==> flow/design.v <==
module cla(
		input  [3:0] A, B,
		input  CIN,
		output COUT,
		output [3:0] S
	);
	wire [3:0] P, G; 
	assign P = A ^ B;
	assign G = A & B;
	wire [3:0] CARRY;
	assign CARRY[0] = G[0] | (P[0] & CIN);																															 
	assign CARRY[1] = G[1] | (P[1] & G[0]) | (P[1] & P[0] & CIN);																							 
	assign CARRY[2] = G[2] | (P[2] & G[1]) | (P[2] & P[1] & G[0]) | (P[2] & P[1] & P[0] & CIN);													 
	assign CARRY[3] = G[3] | (P[3] & G[2]) | (P[3] & P[2] & G[1]) | (P[3] & P[2] & P[1] & G[0]) | (P[3] & P[2] & P[1] & P[0] & CIN);  
	assign COUT  = CARRY[3];
	assign S = P ^ {CARRY[2:0], CIN};
endmodule 
module cla_add(
		input  [23:0] A,B,
		input   CIN,
		output [23:0] OUT,
		output  OF
	);
	wire COUT0, COUT1, COUT2, COUT3, COUT4,COUT5;
	cla claalu_0(.A(A[ 3: 0]), .B(B[ 3: 0]^{4{CIN}}), .CIN(CIN),   .COUT(COUT0), .S(OUT[3:0]));
	cla claalu_1(.A(A[ 7: 4]), .B(B[ 7: 4]^{4{CIN}}), .CIN(COUT0), .COUT(COUT1), .S(OUT[7:4]));
	cla claalu_2(.A(A[11: 8]), .B(B[11: 8]^{4{CIN}}), .CIN(COUT1), .COUT(COUT2), .S(OUT[11:8]));
	cla claalu_3(.A(A[15:12]), .B(B[15:12]^{4{CIN}}), .CIN(COUT2), .COUT(COUT3), .S(OUT[15:12]));
	cla claalu_4(.A(A[19:16]),	.B(B[19:16]^{4{CIN}}), .CIN(COUT3), .COUT(COUT4), .S(OUT[19:16]));
	cla claalu_5(.A(A[23:20]),	.B(B[23:20]^{4{CIN}}), .CIN(COUT4), .COUT(COUT5), .S(OUT[23:20]));
	assign OF = COUT5;
endmodule 
module twos_cla(
		input  [3:0] B,
		input  CIN, 
		output COUT,
		output [3:0] S
	);
	wire [3:0] CARRY;
	assign CARRY[0] = (B[0] & CIN);								 
	assign CARRY[1] = (B[1] & B[0] & CIN);						 
	assign CARRY[2] = (B[2] & B[1] & B[0] & CIN);			 
	assign CARRY[3] = (B[3] & B[2] & B[1] & B[0] & CIN);	 
	assign COUT  = CARRY[3];
	assign S = (B ^ {CARRY[2:0], CIN});
endmodule 
module twoscomp(
		input  [23:0] B,
		output [23:0] OUT
	);
	wire COUT0, COUT1, COUT2, COUT3, COUT4;
	twos_cla t0(.B(~B[ 3: 0]), .CIN(1'b1),   .COUT(COUT0), .S(OUT[3:0]));
	twos_cla t1(.B(~B[ 7: 4]), .CIN(COUT0),  .COUT(COUT1), .S(OUT[7:4]));
	twos_cla t2(.B(~B[11: 8]), .CIN(COUT1),  .COUT(COUT2), .S(OUT[11:8]));
	twos_cla t3(.B(~B[15:12]), .CIN(COUT2),  .COUT(COUT3), .S(OUT[15:12]));
	twos_cla t4(.B(~B[19:16]), .CIN(COUT3),  .COUT(COUT4), .S(OUT[19:16]));
	twos_cla t5(.B(~B[23:20]), .CIN(COUT4),  .COUT(),      .S(OUT[23:20]));
endmodule 
module shifter(
		input  [23:0] IN,
		input  [7:0]  BY,
		input  NEG,				 
		output reg [23:0] OUT
	);
	wire COUT_INT;
	wire [7:0] BY_COMPL;
	twos_cla t_shft0(
		.B(~BY[3:0]), 
		.CIN(1'b1),   
		.COUT(COUT_INT), 
		.S(BY_COMPL[3:0])
	);
	twos_cla t_shft1(
		.B(~BY[7:4]), 
		.CIN(COUT_INT),   
		.COUT(), 
		.S(BY_COMPL[7:4])
	);
	always@(*) begin
		if (NEG == 1'b0) begin	 
			OUT = IN >> BY;
		end else begin					 
			OUT = IN >> BY_COMPL;
		end
	end
endmodule 
module normal(
			input  [23:0] IN,
			input  INOF,
			output reg [22:0] OUT,
			output reg [7:0] COUNT,
			output reg ZEROFLAG
	);
	always@(*) begin
		if (INOF == 1'b1) begin
			OUT   <= IN[23:1];	COUNT <= 8'b1;	  ZEROFLAG <= 1'b0;
		end else begin
			casez (IN)			
				24'b1???????????????????????:
					begin
						OUT <= IN[22:0];	COUNT <= 8'd0;  ZEROFLAG <= 1'b0;
					end 
				24'b01??????????????????????:
					begin
						OUT <= {IN[21:0], 1'b0};  COUNT <= -8'd1;  ZEROFLAG <= 1'b0;
					end
				24'b001?????????????????????:
					begin
						OUT <= {IN[20:0], 2'b0};  COUNT <= -8'd2;  ZEROFLAG <= 1'b0;
					end 
				24'b0001????????????????????:
					begin
						OUT <= {IN[19:0], 3'b0};  COUNT <= -8'd3;  ZEROFLAG <= 1'b0;
					end 
				24'b00001???????????????????:
					begin
						OUT <= {IN[18:0], 4'b0};  COUNT <= -8'd4;  ZEROFLAG <= 1'b0;
					end 
				24'b000001??????????????????:
					begin
						OUT <= {IN[17:0], 5'b0};  COUNT <= -8'd5;  ZEROFLAG <= 1'b0;
					end 
				24'b0000001?????????????????:
					begin
						OUT <= {IN[16:0], 6'b0};  COUNT <= -8'd6;  ZEROFLAG <= 1'b0;
					end 
				24'b00000001????????????????:
					begin
						OUT <= {IN[15:0], 7'b0};  COUNT <= -8'd7;  ZEROFLAG <= 1'b0;
					end 
				24'b000000001???????????????:
					begin
						OUT <= {IN[14:0], 8'b0};  COUNT <= -8'd8;  ZEROFLAG <= 1'b0;
					end 
				24'b0000000001??????????????:
					begin
						OUT <= {IN[13:0], 9'b0};  COUNT <= -8'd9;  ZEROFLAG <= 1'b0;
					end 
				24'b00000000001?????????????:
					begin
						OUT <= {IN[12:0], 10'b0};  COUNT <= -8'd10;  ZEROFLAG <= 1'b0;
					end 
				24'b000000000001????????????:
					begin
						OUT <= {IN[11:0], 11'b0};  COUNT <= -8'd11;  ZEROFLAG <= 1'b0;
					end 
				24'b0000000000001???????????:
					begin
						OUT <= {IN[10:0], 12'b0};  COUNT <= -8'd12;  ZEROFLAG <= 1'b0;
					end 
				24'b00000000000001??????????:
					begin
						OUT <= {IN[9:0], 13'b0};  COUNT <= -8'd13;  ZEROFLAG <= 1'b0;
					end 
				24'b000000000000001?????????:
					begin
						OUT <= {IN[8:0], 14'b0};  COUNT <= -8'd14;  ZEROFLAG <= 1'b0;
					end 
				24'b0000000000000001????????:
					begin
						OUT <= {IN[7:0], 15'b0};  COUNT <= -8'd15;  ZEROFLAG <= 1'b0;
					end 
				24'b00000000000000001???????:
					begin
						OUT <= {IN[6:0], 16'b0};  COUNT <= -8'd16;  ZEROFLAG <= 1'b0;
					end 
				24'b000000000000000001??????:
					begin
						OUT <= {IN[5:0], 17'b0};  COUNT <= -8'd17;  ZEROFLAG <= 1'b0;
					end 
				24'b0000000000000000001?????:
					begin
						OUT <= {IN[4:0], 18'b0};  COUNT <= -8'd18;  ZEROFLAG <= 1'b0;
					end 
				24'b00000000000000000001????:
					begin
						OUT <= {IN[3:0], 19'b0};  COUNT <= -8'd19;  ZEROFLAG <= 1'b0;
					end 
				24'b000000000000000000001???:
					begin
						OUT <= {IN[2:0], 20'b0};  COUNT <= -8'd20;  ZEROFLAG <= 1'b0;
					end 
				24'b0000000000000000000001??:
					begin
						OUT <= {IN[1:0], 21'b0};  COUNT <= -8'd21;  ZEROFLAG <= 1'b0;
					end 
				24'b00000000000000000000001?:
					begin
						OUT <= {IN[0], 22'b0};  COUNT <= -8'd22;  ZEROFLAG <= 1'b0;
					end
				24'b000000000000000000000001:
					begin
						OUT <= {23'b0};  COUNT <= -8'd23;  ZEROFLAG <= 1'b0;
					end
				default:
					begin
						OUT <= {23'b0};  COUNT <= -8'd24;  ZEROFLAG <= 1'b1;
					end 
			endcase
		end
	end
endmodule 
module alu(
		input  FPUCLK,
		input  [31:0] A, B,
		input  [2:0]  CTRL,
		output reg [31:0] OUT
	);
	reg [23:0] APP0, APP1, BPP0, BPP1, RESM;	 
	reg [31:0] OUT0;
	reg ASIGN0, ASIGN1, BSIGN0, BSIGN1, SIGN, OF0;
	reg [2:0]  CTRL1, CTRL2, CTRL3;
	reg [7:0] EXPONENT;
	reg  EXPCIN;				 
	wire [7:0] EXPDIF_w;		 
	wire COUT_EX, COUT_EX1;
	reg [7:0]  EXPCARRY0, EXPCARRY1;						 
	reg  EXPZFLAG0, EXPZFLAG1, EXPZFLAG2;
	cla claexp_0(.A(A[26:23]), .B(B[26:23]^{4{EXPCIN}}), .CIN(EXPCIN),  .COUT(COUT_EX), .S(EXPDIF_w[3:0]));	
	cla claexp_1(.A(A[30:27]),	.B(B[30:27]^{4{EXPCIN}}), .CIN(COUT_EX), .COUT(COUT_EX1), .S(EXPDIF_w[7:4]));
	reg [7:0] EXPDIF0;
	reg EXPLT0;					 
	reg [7:0] AEXP0, BEXP0;		 
	reg [23:0] TBSHIFTED;
	wire [23:0] SHIFTOUT_w;
	shifter shift_0(.IN(TBSHIFTED), .BY(EXPDIF0), .NEG(EXPLT0), .OUT(SHIFTOUT_w));
	reg  [23:0] A_ALUIN, B_ALUIN;
	wire [23:0] ALUOUT;
	reg ALUCIN;
	wire OVERFLOW;
	cla_add cla_add0(
		.A(A_ALUIN),
		.B(B_ALUIN),
		.CIN(ALUCIN),
		.OUT(ALUOUT),
		.OF(OVERFLOW)
	);
	wire [23:0] TWOSOUT;
	twoscomp twosconv0(
		.B(ALUOUT),
		.OUT(TWOSOUT)
	);
	wire [22:0] NORMOUT;
	wire NORMFLAG, NORMZERO;
	wire [7:0] NORM_SHIFT;
	normal normalize0(
		.IN(RESM),
		.INOF(OF0),
		.OUT(NORMOUT),
		.COUNT(NORM_SHIFT),
		.ZEROFLAG(NORMZERO)
	);
	wire COUT_SRES;
	wire [7:0] EXPSRES;
	cla clasresexp_0(.A(EXPCARRY1[3:0]),	.B(NORM_SHIFT[3:0]), .CIN(1'b0),      .COUT(COUT_SRES), .S(EXPSRES[3:0]));
	cla clasresexp_1(.A(EXPCARRY1[7:4]),	.B(NORM_SHIFT[7:4]), .CIN(COUT_SRES), .COUT(),          .S(EXPSRES[7:4]));
	parameter ADD = 3'b000, SUB = 3'b001;
	always@(*) begin
		if (CTRL == ADD | CTRL == SUB) begin
			EXPCIN <= 1'b1;
		end else begin
			EXPCIN <= 1'b0;
		end
		if (CTRL1 == ADD | CTRL1 == SUB) begin			
			if (EXPLT0 == 1'b0) begin			 
				TBSHIFTED <= BPP0;
			end else begin								 
				TBSHIFTED <= APP0;		
			end
		end else begin
			TBSHIFTED <= 24'bX;
		end
		if (CTRL2 == ADD) begin		
			if (((ASIGN1 == 1'b0) & (BSIGN1 == 1'b0)) | ((ASIGN1 == 1'b1) & (BSIGN1 == 1'b1))) begin 	 
				A_ALUIN <= APP1;
				B_ALUIN <= BPP1;
				ALUCIN  <= 1'b0;
			end else if ((ASIGN1 == 1'b0) & (BSIGN1 == 1'b1)) begin
				A_ALUIN <= APP1;	 
				B_ALUIN <= BPP1;
				ALUCIN  <= 1'b1;
			end else if ((ASIGN1 == 1'b1) & (BSIGN1 == 1'b0)) begin
				A_ALUIN <= BPP1;	 
				B_ALUIN <= APP1;
				ALUCIN  <= 1'b1;				
			end else begin
				A_ALUIN <= 24'bX;
				B_ALUIN <= 24'bX;
				ALUCIN  <= 1'bX;
			end			
		end else if (CTRL2 == SUB) begin
			if (((ASIGN1 == 1'b0) & (BSIGN1 == 1'b1)) | ((ASIGN1 == 1'b1) & (BSIGN1 == 1'b0))) begin 	 
				A_ALUIN <= APP1;
				B_ALUIN <= BPP1;
				ALUCIN  <= 1'b0;				
			end else if ((ASIGN1 == 1'b0) & (BSIGN1 == 1'b0)) begin
				A_ALUIN <= APP1;	 
				B_ALUIN <= BPP1;
				ALUCIN  <= 1'b1;				
			end else if ((ASIGN1 == 1'b1) & (BSIGN1 == 1'b1)) begin
				A_ALUIN <= BPP1;	 
				B_ALUIN <= APP1;
				ALUCIN  <= 1'b1;
			end else begin
				A_ALUIN <= 24'bX;
				B_ALUIN <= 24'bX;
				ALUCIN  <= 1'bX;
			end	
		end else begin
			A_ALUIN <= 24'bX;
			B_ALUIN <= 24'bX;
			ALUCIN  <= 1'bX;
		end
		if ((CTRL3 == ADD)|(CTRL3 == SUB)) begin
			if ((EXPZFLAG2 == 1'b1) & (NORMZERO == 1'b1)) begin
				EXPONENT <= 8'b0;
			end else begin
				EXPONENT <= EXPSRES;
			end
		end else begin
			EXPONENT <= EXPSRES;			 
		end
	end
	always@(posedge FPUCLK) begin		
		if (CTRL == ADD | CTRL == SUB) begin
			APP0    <= {1'b1,A[22:0]};
			BPP0    <= {1'b1,B[22:0]};
			ASIGN0  <= A[31];
			BSIGN0  <= B[31];
			EXPDIF0 <= EXPDIF_w;
			EXPLT0  <= ~COUT_EX1;
			AEXP0   <= A[30:23];
			BEXP0   <= B[30:23];
			CTRL1	  <= CTRL;
			if (EXPDIF_w == 8'b0) begin
				EXPZFLAG0 <= 1'b1;
			end else begin
				EXPZFLAG0 <= 1'b0;
			end
		end
		if (CTRL1 == ADD | CTRL1 == SUB) begin
			EXPZFLAG1 <= EXPZFLAG0;
			CTRL2  <= CTRL1;					
			ASIGN1 <= ASIGN0;
			BSIGN1 <= BSIGN0;
			if (EXPLT0 == 1'b0) begin			 
				APP1      <= APP0;
				BPP1      <= SHIFTOUT_w;
				EXPCARRY0  <= AEXP0; 
			end else begin									 
				APP1  	 <= SHIFTOUT_w;
				BPP1      <= BPP0;
				EXPCARRY0  <= BEXP0;					
			end
		end
		if (CTRL2 == ADD) begin
			EXPZFLAG2 <= EXPZFLAG1;
			CTRL3 <= CTRL2;
			if (((ASIGN1 == 1'b0) & (BSIGN1 == 1'b0)) | ((ASIGN1 == 1'b1) & (BSIGN1 == 1'b1))) begin 	 
				RESM <= ALUOUT;
				OF0  <= OVERFLOW;
				EXPCARRY1 <= EXPCARRY0;
				SIGN <= ASIGN1;
			end else if ((ASIGN1 == 1'b0) & (BSIGN1 == 1'b1)) begin
				if (OVERFLOW == 1'b0) begin
					RESM <= TWOSOUT;
				end else begin
					RESM <= ALUOUT;
				end
				OF0 <= 1'b0;
				EXPCARRY1 <= EXPCARRY0;
				SIGN <= ~OVERFLOW;
			end else if ((ASIGN1 == 1'b1) & (BSIGN1 == 1'b0)) begin
				if (OVERFLOW == 1'b0) begin
					RESM <= TWOSOUT;
				end else begin
					RESM <= ALUOUT;
				end
				OF0 <= 1'b0;
				EXPCARRY1 <= EXPCARRY0;
				SIGN <= ~OVERFLOW;
			end
		end else if (CTRL2 == SUB) begin
			CTRL3 <= CTRL2;
			EXPZFLAG2 <= EXPZFLAG1;
			if (((ASIGN1 == 1'b0) & (BSIGN1 == 1'b1)) | ((ASIGN1 == 1'b1) & (BSIGN1 == 1'b0))) begin 	 
				RESM <= ALUOUT;
				OF0 <= OVERFLOW;
				EXPCARRY1 <= EXPCARRY0;
				SIGN <= ASIGN1;
			end else if ((ASIGN1 == 1'b0) & (BSIGN1 == 1'b0)) begin
				if (OVERFLOW == 1'b0) begin
					RESM <= TWOSOUT;
				end else begin
					RESM <= ALUOUT;
				end
				OF0 <= 1'b0;
				EXPCARRY1 <= EXPCARRY0;
				SIGN <= ~OVERFLOW;
			end else if ((ASIGN1 == 1'b1) & (BSIGN1 == 1'b1)) begin
				if (OVERFLOW == 1'b0) begin
					RESM <= TWOSOUT;
				end else begin
					RESM <= ALUOUT;
				end
				OF0 <= 1'b0;
				EXPCARRY1 <= EXPCARRY0;
				SIGN <= ~OVERFLOW;
			end
		end
		if ((CTRL3 == ADD)|(CTRL3 == SUB)) begin
			OUT <= {SIGN, EXPONENT, NORMOUT};
		end
	end
endmodule 
-- From RTL to reports: alu
Tool output for the design above, in the order of the flow.
Lines are those of the file above, counted from 1.
Cell names lack the library's common part.
The mark - stands for no value.
- top: alu
- clock input: FPUCLK
- standard-cell library: sky130hd
- library corner: tt_025C_1v80

-- Elaborated design
Yosys after proc, flatten, opt, wreduce and memory -nomap, before mapping. Memory bits, and registers merged into a memory's read port (data or address), are not among the register bits. Print and check cells are not counted.
- bits in registers: 209
- input bits at 68
- output and inout bits: 32
- cells after elaboration at 511
- eq/ne operators at 28
- shift operators at 2
- noted mux-type cells: 75
- bitwise gates (word level): 370
- reductions and logical operators at 9
- operators with widths (kind ; count):
    24-bit 2-to-1 mux ; 27
    23-bit parallel mux with 23-bit select ; 1
    1-bit bitwise AND ; 215
    8-bit parallel mux with 24-bit select ; 1
    4-bit XOR ; 36
    1-bit bitwise OR ; 97
    23-bit 2-to-1 mux ; 4
    8-bit 2-to-1 mux ; 10
    24-bit by 8-bit right shift with 24-bit output ; 2
    4-bit bitwise AND ; 9
    4-bit NOT ; 8
    1-bit 2-to-1 mux ; 30
    24-bit by 1-bit == test with 1-bit output with constant B ; 1
    24-bit OR reduction ; 1
    23-bit by 1-bit == test with 1-bit output with constant B ; 1
    22-bit by 1-bit == test with 1-bit output with constant B ; 1
    21-bit by 1-bit == test with 1-bit output with constant B ; 1
    20-bit by 1-bit == test with 1-bit output with constant B ; 1
    19-bit by 1-bit == test with 1-bit output with constant B ; 1
    18-bit by 1-bit == test with 1-bit output with constant B ; 1
    17-bit by 1-bit == test with 1-bit output with constant B ; 1
    16-bit by 1-bit == test with 1-bit output with constant B ; 1
    15-bit by 1-bit == test with 1-bit output with constant B ; 1
    3-bit by 1-bit == test with 1-bit output with constant B ; 5
    14-bit by 1-bit == test with 1-bit output with constant B ; 1
    13-bit by 1-bit == test with 1-bit output with constant B ; 1
    12-bit by 1-bit == test with 1-bit output with constant B ; 1
    3-bit logical NOT ; 4
Other operator kinds: 17; their cells: 21.

-- Logic depth
Yosys ltp: most cells in a row. Word level: on the elaborated netlist, between registers, memories and ports. Mapped: between sequential cells and ports; inverters and the memories' decode and read muxes count.
- depth in word-level cells: 35
- ABC_AREA: 0
- noted mapped depth: 26

-- After synthesis
Yosys stat after the flow's synthesis: flattened, memories mapped to cells. It holds for the ABC_AREA given above (unset counts as 0); a run with the other value may have another netlist.
Totals and module areas in this step are rounded.
- cell types (cell type ; count ; total area (sq um)):
    edfxtp_1 ; 208 ; 6245.99
    nand2_1 ; 190 ; 713.184
    ha_1 ; 51 ; 638.112
    a21oi_1 ; 107 ; 535.514
    mux2_2 ; 45 ; 506.736
    nor2_1 ; 123 ; 461.693
    o21ai_0 ; 85 ; 425.408
    clkbuf_1 ; 103 ; 386.621
    mux4_2 ; 15 ; 337.824
    xnor2_1 ; 30 ; 262.752
    o31ai_1 ; 32 ; 240.23
    a22o_1 ; 26 ; 227.718
    a222oi_1 ; 22 ; 220.211
    xor2_1 ; 25 ; 218.96
    mux2i_1 ; 18 ; 180.173
    a22oi_1 ; 22 ; 165.158
    nand3_1 ; 33 ; 165.158
    fa_1 ; 8 ; 160.154
Not listed: further types 69, cells in them 318.
- noted cell count: 1461
- noted chip area (Yosys): 14380 sq um
- sequential part of the area: 6246 sq um
- flip-flops at 208
- buffers: 121
The figures by module come from a second, unflattened synthesis with its own total; it is not the netlist above.
- noted cell total of the unflattened synthesis: 1346
- area (unflattened synthesis): 14860 sq um
Rows give one instance, submodules left out.
- modules (module ; instances ; cells ; area (sq um) ; sequential area (sq um)):
    alu ; 1 ; 420 ; 8328 ; 6246
    normal ; 1 ; 496 ; 2908 ; 0.0
    shifter ; 1 ; 174 ; 1443 ; 0.0
    cla ; 10 ; 14 ; 136.4 ; 0.0
    twos_cla ; 8 ; 8 ; 57.6 ; 0.0
    cla_add ; 1 ; 27 ; 261.5 ; 0.0
    twoscomp ; 1 ; 25 ; 93.8 ; 0.0

-- Path before layout
Path of least setup slack by OpenSTA after synthesis, without wires, with an ideal clock, recovery checks aside; 20% of the period is set as input and as output delay. Where synthesis merged equal registers, the netlist keeps one of their names.
- kind: input port to flip-flop
- from: in CTRL[1]
- to: reg EXPZFLAG0
- clock period at 5.5 ns
- external input delay at 1.100 ns
- launch time at the first pin at 1.100 ns
- arrival time: 7.565 ns
- required time: 5.333 ns
- slack: -2.232 ns
- path delay: 6.632 ns
- noted driving pins on the path: 13
- buffers on the path at 0
- synthesis period reached at 7.732 ns
"path delay" = arrival - input delay + setup time.
"driving pins on the path" counts driving pins, that of a launching flip-flop among them; a cell with two outputs on the path counts twice.
"synthesis period reached" is the clock period less the worst setup slack; recovery checks do not enter. This is arithmetic on one report: input and output delays are still those of the set period (20% each).
- cell sequence: nor2_1 > xor2_1 > ha_1 > nor3b_1 > o21a_1 > o21a_1 > o21ai_0 > and2_1 > fa_1 > inv_1 > nor3_1 > or4b_2 > a211oi_1
- elaborated cells between the ends (all ways): 55
- classes of those cells: eq/ne (1); mux (2); logic (50); reduce/logical (2)
- RTL lines, path after synthesis (item ; RTL line ; source):
    start, declared ; 206 ; input [2:0] CTRL,
    end, assigned ; 336 ; EXPZFLAG0 <= 1'b1;
    end, assigned ; 338 ; EXPZFLAG0 <= 1'b0;
    end, declared ; 218 ; reg EXPZFLAG0, EXPZFLAG1, EXPZFLAG2;
No chain of elaborated cells between the ends is given.
Some nets on the timed path still bear RTL names; the line given drives or declares the net.
- named nets, after synthesis (signal ; RTL line ; source):
    EXPDIF_w[4] ; 16 ; assign S = P ^ {CARRY[2:0], CIN};

-- Timing after layout
From the final timing report of run 1: the path of least setup slack in the routed layout; clock arrival at registers is part of the times.
- kind: flip-flop to flip-flop
- from: reg BSIGN1
- to: reg RESM[23]
- clock period at 5.5 ns
- launch time at the first pin at 0.58 ns
- arrival time: 5.62 ns
- required time: 5.80 ns
- slack: 0.18 ns
- noted driving pins on the path: 24
- buffers on the path at 9
Between the ends stands the longest chain of elaborated cells between them, by number of cells; it is not shown to be the way that was timed. Of several equally long chains one is given.
A line is the first line of the expression or statement that the cell stems from. Yosys adds cells for indexed reads and writes and turns some case tables into memories.
A register here has more assigning lines than the two given.
Ways into the end's enable are left out, as the timed path ends at the data pin.
- cell sequence: edfxtp_1 > inv_2 > ha_4 > buf_8 > mux2_4 > clkbuf_2 > o31ai_2 > ha_4 > and3_4 > buf_6 > a221oi_4 > o21ai_4 > buf_12 > o31ai_4 > nand2_2 > buf_4 > buf_4 > buf_4 > buf_4 > buf_4 > nor4_2 > o2111ai_4 > and2_4 > or4_4
- cells in the longest elaborated chain at 35
- elaborated cells between the ends (all ways): 249
- classes of those cells: mux (33); logic (216)
- RTL lines, path post-layout (item ; RTL line ; source):
    start, declared ; 211 ; reg ASIGN0, ASIGN1, BSIGN0, BSIGN1, SIGN, OF0;
    start, assigned ; 345 ; BSIGN1 <= BSIGN0;
    1-bit bitwise AND ; 300 ; end else if ((ASIGN1 == 1'b1) & (BSIGN1 == 1'b1)) begin
    24-bit 2-to-1 mux ; 300 ;
    24-bit 2-to-1 mux ; 296 ; end else if ((ASIGN1 == 1'b0) & (BSIGN1 == 1'b0)) begin
    24-bit 2-to-1 mux ; 292 ; if (((ASIGN1 == 1'b0) & (BSIGN1 == 1'b1)) | ((ASIGN1 == 1'b1) & (BSIGN1 == 1'b0))) begin
    24-bit 2-to-1 mux ; 291 ; end else if (CTRL2 == SUB) begin
    24-bit 2-to-1 mux ; 273 ; if (CTRL2 == ADD) begin
    4-bit XOR ; 25 ; cla claalu_0(.A(A[ 3: 0]), .B(B[ 3: 0]^{4{CIN}}), .CIN(CIN), .COUT(COUT0), .S(OUT[3:0]));
    [... 21 more ...] ; - ;
    4-bit XOR ; 45 ; assign S = (B ^ {CARRY[2:0], CIN});
    24-bit 2-to-1 mux ; 401 ; if (OVERFLOW == 1'b0) begin
    24-bit 2-to-1 mux ; 400 ; end else if ((ASIGN1 == 1'b1) & (BSIGN1 == 1'b1)) begin
    24-bit 2-to-1 mux ; 391 ; end else if ((ASIGN1 == 1'b0) & (BSIGN1 == 1'b0)) begin
    24-bit 2-to-1 mux ; 386 ; if (((ASIGN1 == 1'b0) & (BSIGN1 == 1'b1)) | ((ASIGN1 == 1'b1) & (BSIGN1 == 1'b0))) begin
    24-bit 2-to-1 mux ; 383 ; end else if (CTRL2 == SUB) begin
    24-bit 2-to-1 mux ; 356 ; if (CTRL2 == ADD) begin
    end, assigned ; 360 ; RESM <= ALUOUT;
    end, assigned ; 366 ; RESM <= TWOSOUT;
    end, declared ; 209 ; reg [23:0] APP0, APP1, BPP0, BPP1, RESM;

Hand-over note for alu

Record of 5 stored runs of the RTL-to-layout flow on alu, platform sky130hd. The runs are unordered. Constraints: input delay and output delay 20% of the set period each, output load 0.01 pF.
"time of the worst setup path" = time allowed to the worst setup path (clock period - input delay - output delay, where it has them) - its slack; a late launch clock adds to it, a late capture clock takes from it.
"power consumption": no workload was simulated; the value follows from the tool's default switching activity.
The results are shown rounded.

Run 1
Settings were CELL_PAD_IN_SITES_DETAIL_PLACEMENT = 0; CORE_ASPECT_RATIO = 1.12; CORE_UTILIZATION = 16; GPL_TIMING_DRIVEN = 0; HOLD_SLACK_MARGIN = 0.16; MIN_ROUTING_LAYER = met2; PLACE_DENSITY_LB_ADDON = 0.19; SETUP_SLACK_MARGIN = 0.57; SLEW_MARGIN = 25; period_ns = 5.5; CAP_MARGIN = 20; CORE_MARGIN = 2
- chip area in the Yosys report at 14380 sq um
- noted the die size: 92300 sq um
- smallest hold slack: 0.422 ns
- setup TNS at 0.000 ns
- power consumption at 8.727 mW
- noted the standard-cell area of the final layout: 19210 sq um
- time of the worst setup path at 5.32 ns
- worst setup path type: flip-flop to flip-flop
- setup slack of the critical path at 0.183 ns

Run 2
Settings were CELL_PAD_IN_SITES_DETAIL_PLACEMENT = 1; CORE_ASPECT_RATIO = 1.12; CORE_UTILIZATION = 30; CTS_CLUSTER_DIAMETER = 69; CTS_CLUSTER_SIZE = 76; GPL_TIMING_DRIVEN = 1; MIN_ROUTING_LAYER = met2; PLACE_DENSITY_LB_ADDON = 0.19; SETUP_SLACK_MARGIN = 0.57; SLEW_MARGIN = 25; period_ns = 5.5; CAP_MARGIN = 20; CORE_MARGIN = 2
- chip area in the Yosys report at 14380 sq um
- noted the die size: 49710 sq um
- smallest hold slack: 0.422 ns
- setup TNS at 0.000 ns
- power consumption at 8.042 mW
- noted the standard-cell area of the final layout: 17850 sq um
- time of the worst setup path at 5.04 ns
- worst setup path type: flip-flop to flip-flop
- setup slack of the critical path at 0.462 ns

Run 3
Settings were ABC_AREA = 0; CAP_MARGIN = 30; CELL_PAD_IN_SITES_DETAIL_PLACEMENT = 1; CORE_ASPECT_RATIO = 1.12; CORE_UTILIZATION = 30; CTS_CLUSTER_DIAMETER = 69; CTS_CLUSTER_SIZE = 76; GPL_TIMING_DRIVEN = 1; MIN_ROUTING_LAYER = met2; PLACE_DENSITY_LB_ADDON = 0.19; SETUP_SLACK_MARGIN = -0.32; SLEW_MARGIN = 25; period_ns = 5.5; CORE_MARGIN = 2
- chip area in the Yosys report at 14380 sq um
- noted the die size: 49710 sq um
- smallest hold slack: 0.424 ns
- setup TNS at 0.000 ns
- power consumption at 7.825 mW
- noted the standard-cell area of the final layout: 17290 sq um
- time of the worst setup path at 5.47 ns
- worst setup path type: flip-flop to flip-flop
- setup slack of the critical path at 0.026 ns

Run 4
Settings were CELL_PAD_IN_SITES_DETAIL_PLACEMENT = 2; CTS_CLUSTER_SIZE = 73; HOLD_SLACK_MARGIN = -0.07; PLACE_DENSITY_LB_ADDON = 0.13; SETUP_SLACK_MARGIN = -0.47; period_ns = 5.5; CAP_MARGIN = 20; CORE_MARGIN = 2; CORE_UTILIZATION = 40; SLEW_MARGIN = 20
- chip area in the Yosys report at 14380 sq um
- noted the die size: 37490 sq um
- smallest hold slack: 0.419 ns
- setup TNS at -0.860 ns
- power consumption at 7.968 mW
- noted the standard-cell area of the final layout: 17050 sq um
- time of the worst setup path at 5.72 ns
- worst setup path type: flip-flop to flip-flop
- setup slack of the critical path at -0.225 ns

Run 5
Settings were CELL_PAD_IN_SITES_DETAIL_PLACEMENT = 2; CELL_PAD_IN_SITES_GLOBAL_PLACEMENT = 1; CTS_CLUSTER_SIZE = 73; HOLD_SLACK_MARGIN = -0.07; PLACE_DENSITY_LB_ADDON = 0.13; SETUP_SLACK_MARGIN = 1.01; period_ns = 6.92; CAP_MARGIN = 20; CORE_MARGIN = 2; CORE_UTILIZATION = 40; SLEW_MARGIN = 20
- chip area in the Yosys report at 14380 sq um
- noted the die size: 37490 sq um
- smallest hold slack: 0.427 ns
- setup TNS at 0.000 ns
- power consumption at 6.262 mW
- noted the standard-cell area of the final layout: 16810 sq um
- time of the worst setup path at 5.71 ns
- worst setup path type: flip-flop to flip-flop
- setup slack of the critical path at 1.209 ns

End of note.
